==> flow/design.v <==
module PWM_duty_cycle (
    input clk,            
    input rst,            
    input pwm_in,         
    output reg [7:0] duty_cycle   
);
    reg [15:0] high_count, total_count;   
    reg pwm_prev;        
    reg update_flag;     
    reg first_period;    
    always @(posedge clk or posedge rst) begin
        if (rst) begin
            high_count <= 0;
            total_count <= 0;
            duty_cycle <= 0;
            pwm_prev <= 0;
            update_flag <= 0;
            first_period <= 1;   
        end else begin
            total_count <= total_count + 1;
            if (pwm_in) high_count <= high_count + 1;
            if (pwm_prev && ~pwm_in) begin
                if (!first_period && total_count > 0) begin
                    duty_cycle <= (high_count * 100) / total_count;   
                end
                first_period <= 0;   
                high_count <= 0;
                total_count <= 0;
            end
            pwm_prev <= pwm_in;   
        end
    end
endmodule
Step by step through the tools: PWM_duty_cycle
What the tools print for PWM_duty_cycle, step after step.
Lines are those of the file above, counted from 1.
Operators: Yosys type, input widths -> output width; for muxes data width and select width s.
A cell with -- has no value.

design
  design top = PWM_duty_cycle
  clock port = clk
  library = sky130hd
  corner = tt_025C_1v80

After elaboration
Yosys after proc, flatten, opt, wreduce and memory -nomap, before mapping. Memory bits, and registers merged into a memory's read port (data or address), are not among the register bits. Print and check cells are not counted. Equal cells are merged and count once.

operators by class
  eq/ne operators = 0
  add/subtract/negate cells = 2
  div/mod/pow operators = 1
  magnitude comparators = 1
  multiplexer cells = 3
  multiply operators = 1
  reductions and logical operators = 5
  bitwise operators = 1
  shifts and indexed selects = 0

operators with widths
  operator               count
  $div 32x16->32         1
  $mul 16x5->21 const B  1
  $mux 16                3
  $add 16x1->16 const B  2
  $gt 16x1->1 const B    1
  $logic_and 1x1->1      2
  $reduce_and 2->1       1
  $reduce_bool 2->1      1
  $not 1->1              1
  $logic_not 1->1        1

word-level totals
  bits of input ports = 3
  latch bits = 0
  clocked read ports x word width = 0
  output and inout port bits = 8
  memories kept = 0
  register bits = 42
  memory bits (read-only) = 0
  RAM bits = 0
  word-level cells = 19

Logic depth
Longest topological path by Yosys (ltp), each cell counted once; first at word level (registers and memories cut), then after technology mapping (sequential cells cut; the memories' decode and read muxes count).

logic depth
  depth after elaboration = 3
  ABC_AREA = 0
  mapped depth = 619
  mapped depth without buffers = 549

Synthesis result
Yosys stat after the flow's synthesis: flattened, memories mapped to cells. It holds for the ABC_AREA given above (unset counts as 0); a run with the other value may have another netlist.
Totals and module areas in this step are rounded.

mapped netlist
  flip-flops = 42
  cell count = 5606
  sequential part of the area = 1052 µm²
  buffers = 175
  synthesis area = 40040 µm²

cells by type
  cell                       count  area in all (µm²)
  sky130_fd_sc_hd__ha_1      448    5.61E+03
  sky130_fd_sc_hd__a21oi_1   573    2867.75
  sky130_fd_sc_hd__xnor2_1   316    2.77E+03
  sky130_fd_sc_hd__nor2_1    594    2.23E+03
  sky130_fd_sc_hd__a21o_1    223    1.67E+03
  sky130_fd_sc_hd__o21ai_0   320    1.6E+03
  sky130_fd_sc_hd__nand2_1   401    1.51E+03
  sky130_fd_sc_hd__xor2_1    165    1.45E+03
  sky130_fd_sc_hd__mux2_2    115    1.29E+03
  sky130_fd_sc_hd__dfrtp_1   41     1.03E+03
  sky130_fd_sc_hd__nor3_1    174    870.835
  sky130_fd_sc_hd__nand3_1   168    840.806
  sky130_fd_sc_hd__nand4_1   124    775.744
  sky130_fd_sc_hd__inv_1     199    746.966
  sky130_fd_sc_hd__o21a_1    96     720.691
  sky130_fd_sc_hd__nand2b_1  102    638.112
  sky130_fd_sc_hd__mux2i_1   44     440.422
  sky130_fd_sc_hd__and2_1    70     437.92

Not listed: further types 174, cells in them 1433.

Path before layout
OpenSTA on the mapped netlist: ideal clock, no wires. The path of least setup slack (recovery checks aside). Input and output delay are each 20% of the period. Register names are those of the netlist, which keeps one name where synthesis merged equal registers.

timing path post-synthesis
  path type = register -> register
  from = reg high_count[2]
  to = reg duty_cycle[0]
  setup time = 0.151 ns
  slack = 9.306 ns
  data required time = 109.849 ns
  path delay = 100.694 ns
  launch time at the first pin = 0.000 ns
  arrival time = 100.543 ns
  path buffers = 69
  period = 110.0 ns
  stages on the path = 598
  period reached after synthesis = 100.694 ns

"path delay" is the arrival time less input delay plus setup time.
"stages on the path" counts driving pins, that of a launching flip-flop among them; a cell with two outputs on the path counts twice.
"period reached after synthesis" = period - worst setup slack (recovery checks aside). The figure is calculated, with input and output delays left at 20% of the set period.
The rows between start and end are the longest chain of elaborated cells between them; the timing report does not say that the signal goes this way. Where chains are equally long, one stands for them.
Each line given opens the expression or statement behind the cell; cells for indexed reads and writes are added by Yosys, which also makes memories of some case tables.
At most two assigning lines are given for a register; there are more.

between the ends, post-synthesis
  cell sequence = sky130_fd_sc_hd__dfrtp_1 -> sky130_fd_sc_hd__clkbuf_1 -> sky130_fd_sc_hd__inv_1 -> sky130_fd_sc_hd__ha_1 -> sky130_fd_sc_hd__ha_1 -> sky130_fd_sc_hd__ha_1 -> sky130_fd_sc_hd__inv_1 -> sky130_fd_sc_hd__fa_1 -> sky130_fd_sc_hd__nand2b_1 -> sky130_fd_sc_hd__a21bo_4 -> sky130_fd_sc_hd__a21oi_1 -> sky130_fd_sc_hd__xnor2_1 -> sky130_fd_sc_hd__and4_2 -> sky130_fd_sc_hd__nand3_1 -> sky130_fd_sc_hd__or4_1 -> sky130_fd_sc_hd__a32oi_1 -> sky130_fd_sc_hd__nor2_1 -> sky130_fd_sc_hd__ha_1 -> [562 not listed] -> sky130_fd_sc_hd__nand3_1 -> sky130_fd_sc_hd__nand4b_2 -> sky130_fd_sc_hd__buf_2 -> sky130_fd_sc_hd__buf_2 -> sky130_fd_sc_hd__nor2_1 -> sky130_fd_sc_hd__a21oi_1 -> sky130_fd_sc_hd__ha_1 -> sky130_fd_sc_hd__a21o_1 -> sky130_fd_sc_hd__a21o_1 -> sky130_fd_sc_hd__a21oi_1 -> sky130_fd_sc_hd__nand2_1 -> sky130_fd_sc_hd__nand2_1 -> sky130_fd_sc_hd__a21oi_1 -> sky130_fd_sc_hd__nor4_1 -> sky130_fd_sc_hd__nand3_1 -> sky130_fd_sc_hd__a211o_1 -> sky130_fd_sc_hd__a2111oi_1 -> sky130_fd_sc_hd__a41oi_1
  length of the longest elaborated chain = 2
  elaborated cells on any way between the ends = 2
  source lines of those cells = 1
  those cells by class = mul: 1; div: 1

ends and longest elaborated chain, post-synthesis
  what                line  RTL
  start: declaration  7     reg [15:0] high_count, total_count;
  start: assignment   13    high_count <= 0;
  start: assignment   21    if (pwm_in) high_count <= high_count + 1;
  $mul 16x5->21       24    duty_cycle <= (high_count * 100) / total_count;
  $div 32x16->32      24
  end: assignment     15    duty_cycle <= 0;
  end: assignment     24
  end: declaration    5     output reg [7:0] duty_cycle

Timing after layout
Path of least setup slack in the final report of record 1 (OpenROAD, finished layout, wires in). Where an end is a register, its clock arrival counts in the times.

timing path after layout
  path type = register -> register
  from = reg high_count[2]
  to = reg duty_cycle[0]
  period = 175.0 ns
  path buffers = 10
  arrival time = 112.48 ns
  setup time = 0.14 ns
  data required time = 175.16 ns
  stages on the path = 532
  launch time at the first pin = 0.30 ns
  slack = 62.68 ns

The rows between start and end are the longest chain of elaborated cells between them; the timing report does not say that the signal goes this way. Where chains are equally long, one stands for them.
At most two assigning lines are given for a register; there are more.

between the ends, after layout
  cell sequence = sky130_fd_sc_hd__dfrtp_1 -> sky130_fd_sc_hd__inv_1 -> sky130_fd_sc_hd__ha_1 -> sky130_fd_sc_hd__ha_1 -> sky130_fd_sc_hd__ha_1 -> sky130_fd_sc_hd__inv_1 -> sky130_fd_sc_hd__fa_1 -> sky130_fd_sc_hd__nand2b_1 -> sky130_fd_sc_hd__a21bo_4 -> sky130_fd_sc_hd__a211o_1 -> sky130_fd_sc_hd__a21boi_1 -> sky130_fd_sc_hd__nor2_2 -> sky130_fd_sc_hd__nor4_4 -> sky130_fd_sc_hd__a32oi_1 -> sky130_fd_sc_hd__xnor2_1 -> sky130_fd_sc_hd__inv_1 -> sky130_fd_sc_hd__nor4_4 -> sky130_fd_sc_hd__nand2_1 -> [496 not listed] -> sky130_fd_sc_hd__nand3_1 -> sky130_fd_sc_hd__nor3_2 -> sky130_fd_sc_hd__nand3_1 -> sky130_fd_sc_hd__nand4b_2 -> sky130_fd_sc_hd__nor2_1 -> sky130_fd_sc_hd__a21oi_1 -> sky130_fd_sc_hd__ha_1 -> sky130_fd_sc_hd__a21o_1 -> sky130_fd_sc_hd__a21o_1 -> sky130_fd_sc_hd__a21oi_1 -> sky130_fd_sc_hd__nand2_1 -> sky130_fd_sc_hd__nand2_1 -> sky130_fd_sc_hd__a21oi_1 -> sky130_fd_sc_hd__nor4_1 -> sky130_fd_sc_hd__nand3_1 -> sky130_fd_sc_hd__a211o_1 -> sky130_fd_sc_hd__a2111oi_1 -> sky130_fd_sc_hd__a41oi_1
  length of the longest elaborated chain = 2
  elaborated cells on any way between the ends = 2
  source lines of those cells = 1
  those cells by class = mul: 1; div: 1

ends and longest elaborated chain, after layout
  what                line  RTL
  start: declaration  7     reg [15:0] high_count, total_count;
  start: assignment   13    high_count <= 0;
  start: assignment   21    if (pwm_in) high_count <= high_count + 1;
  $mul 16x5->21       24    duty_cycle <= (high_count * 100) / total_count;
  $div 32x16->32      24
  end: assignment     15    duty_cycle <= 0;
  end: assignment     24
  end: declaration    5     output reg [7:0] duty_cycle

Wiki page: PWM_duty_cycle / flow data

Flow measurements of PWM_duty_cycle on sky130hd: 6 stored runs with different settings, listed in no order. Input and output delays are each 20% of the period that was set; the output load is 0.01 pF.
By "achieved clock period" is meant the clock period of the run minus its worst setup slack. This is arithmetic on one report: input and output delays are still those of the set period (20% each).
Values from the reports are rounded here.
A setting shown as n/a is not set for that run.
Among the results, n/a means that no value is shown for the run.

name                                   record 1  record 2  record 3  record 4  record 5  record 6
CORE_UTILIZATION                       40        52        17        62        19        40
period_ns                              175.0     179.0     104.0     59.6      110.0     110.0
CAP_MARGIN                             20        20        20        0         20        20
CORE_MARGIN                            2         2         2         4         5         2
SLEW_MARGIN                            20        20        20        20        15        20
CELL_PAD_IN_SITES_DETAIL_PLACEMENT     n/a       1         n/a       n/a       n/a       n/a
CELL_PAD_IN_SITES_GLOBAL_PLACEMENT     n/a       2         n/a       n/a       2         n/a
CORE_ASPECT_RATIO                      n/a       0.66      n/a       1.15      0.73      n/a
CTS_CLUSTER_SIZE                       n/a       65        n/a       n/a       n/a       n/a
GPL_ROUTABILITY_DRIVEN                 n/a       0         n/a       n/a       n/a       n/a
MIN_ROUTING_LAYER                      n/a       met2      n/a       n/a       met2      n/a
PLACE_DENSITY_LB_ADDON                 n/a       0.09      n/a       0.29      0.05      n/a
SETUP_SLACK_MARGIN                     n/a       0.82      n/a       5.0       n/a       n/a
ABC_AREA                               n/a       n/a       n/a       0         n/a       n/a
GPL_TIMING_DRIVEN                      n/a       n/a       n/a       1         0         n/a
HOLD_SLACK_MARGIN                      n/a       n/a       n/a       -0.06     n/a       n/a
TNS_END_PERCENT                        n/a       n/a       n/a       30        45        n/a
setup slack of the critical path (ns)  62.68     n/a       7.298     n/a       5.899     8.161
achieved clock period (ns)             112.321   n/a       96.702    n/a       104.101   101.839
final utilization (%)                  41.3      n/a       19.2      n/a       23.4      42.2
area inside the die boundary (µm²)     102600    n/a       239400    n/a       220100    102600
total negative slack (ns)              0.000     n/a       0.000     n/a       0.000     0.000
worst-case hold slack (ns)             0.496     n/a       0.506     n/a       0.498     0.490
synthesis area (µm²)                   40040     n/a       40040     n/a       40040     40040

Record 2: no results, placement failed with FLW-0024
Record 4: no results, routing failed with GRT-0116
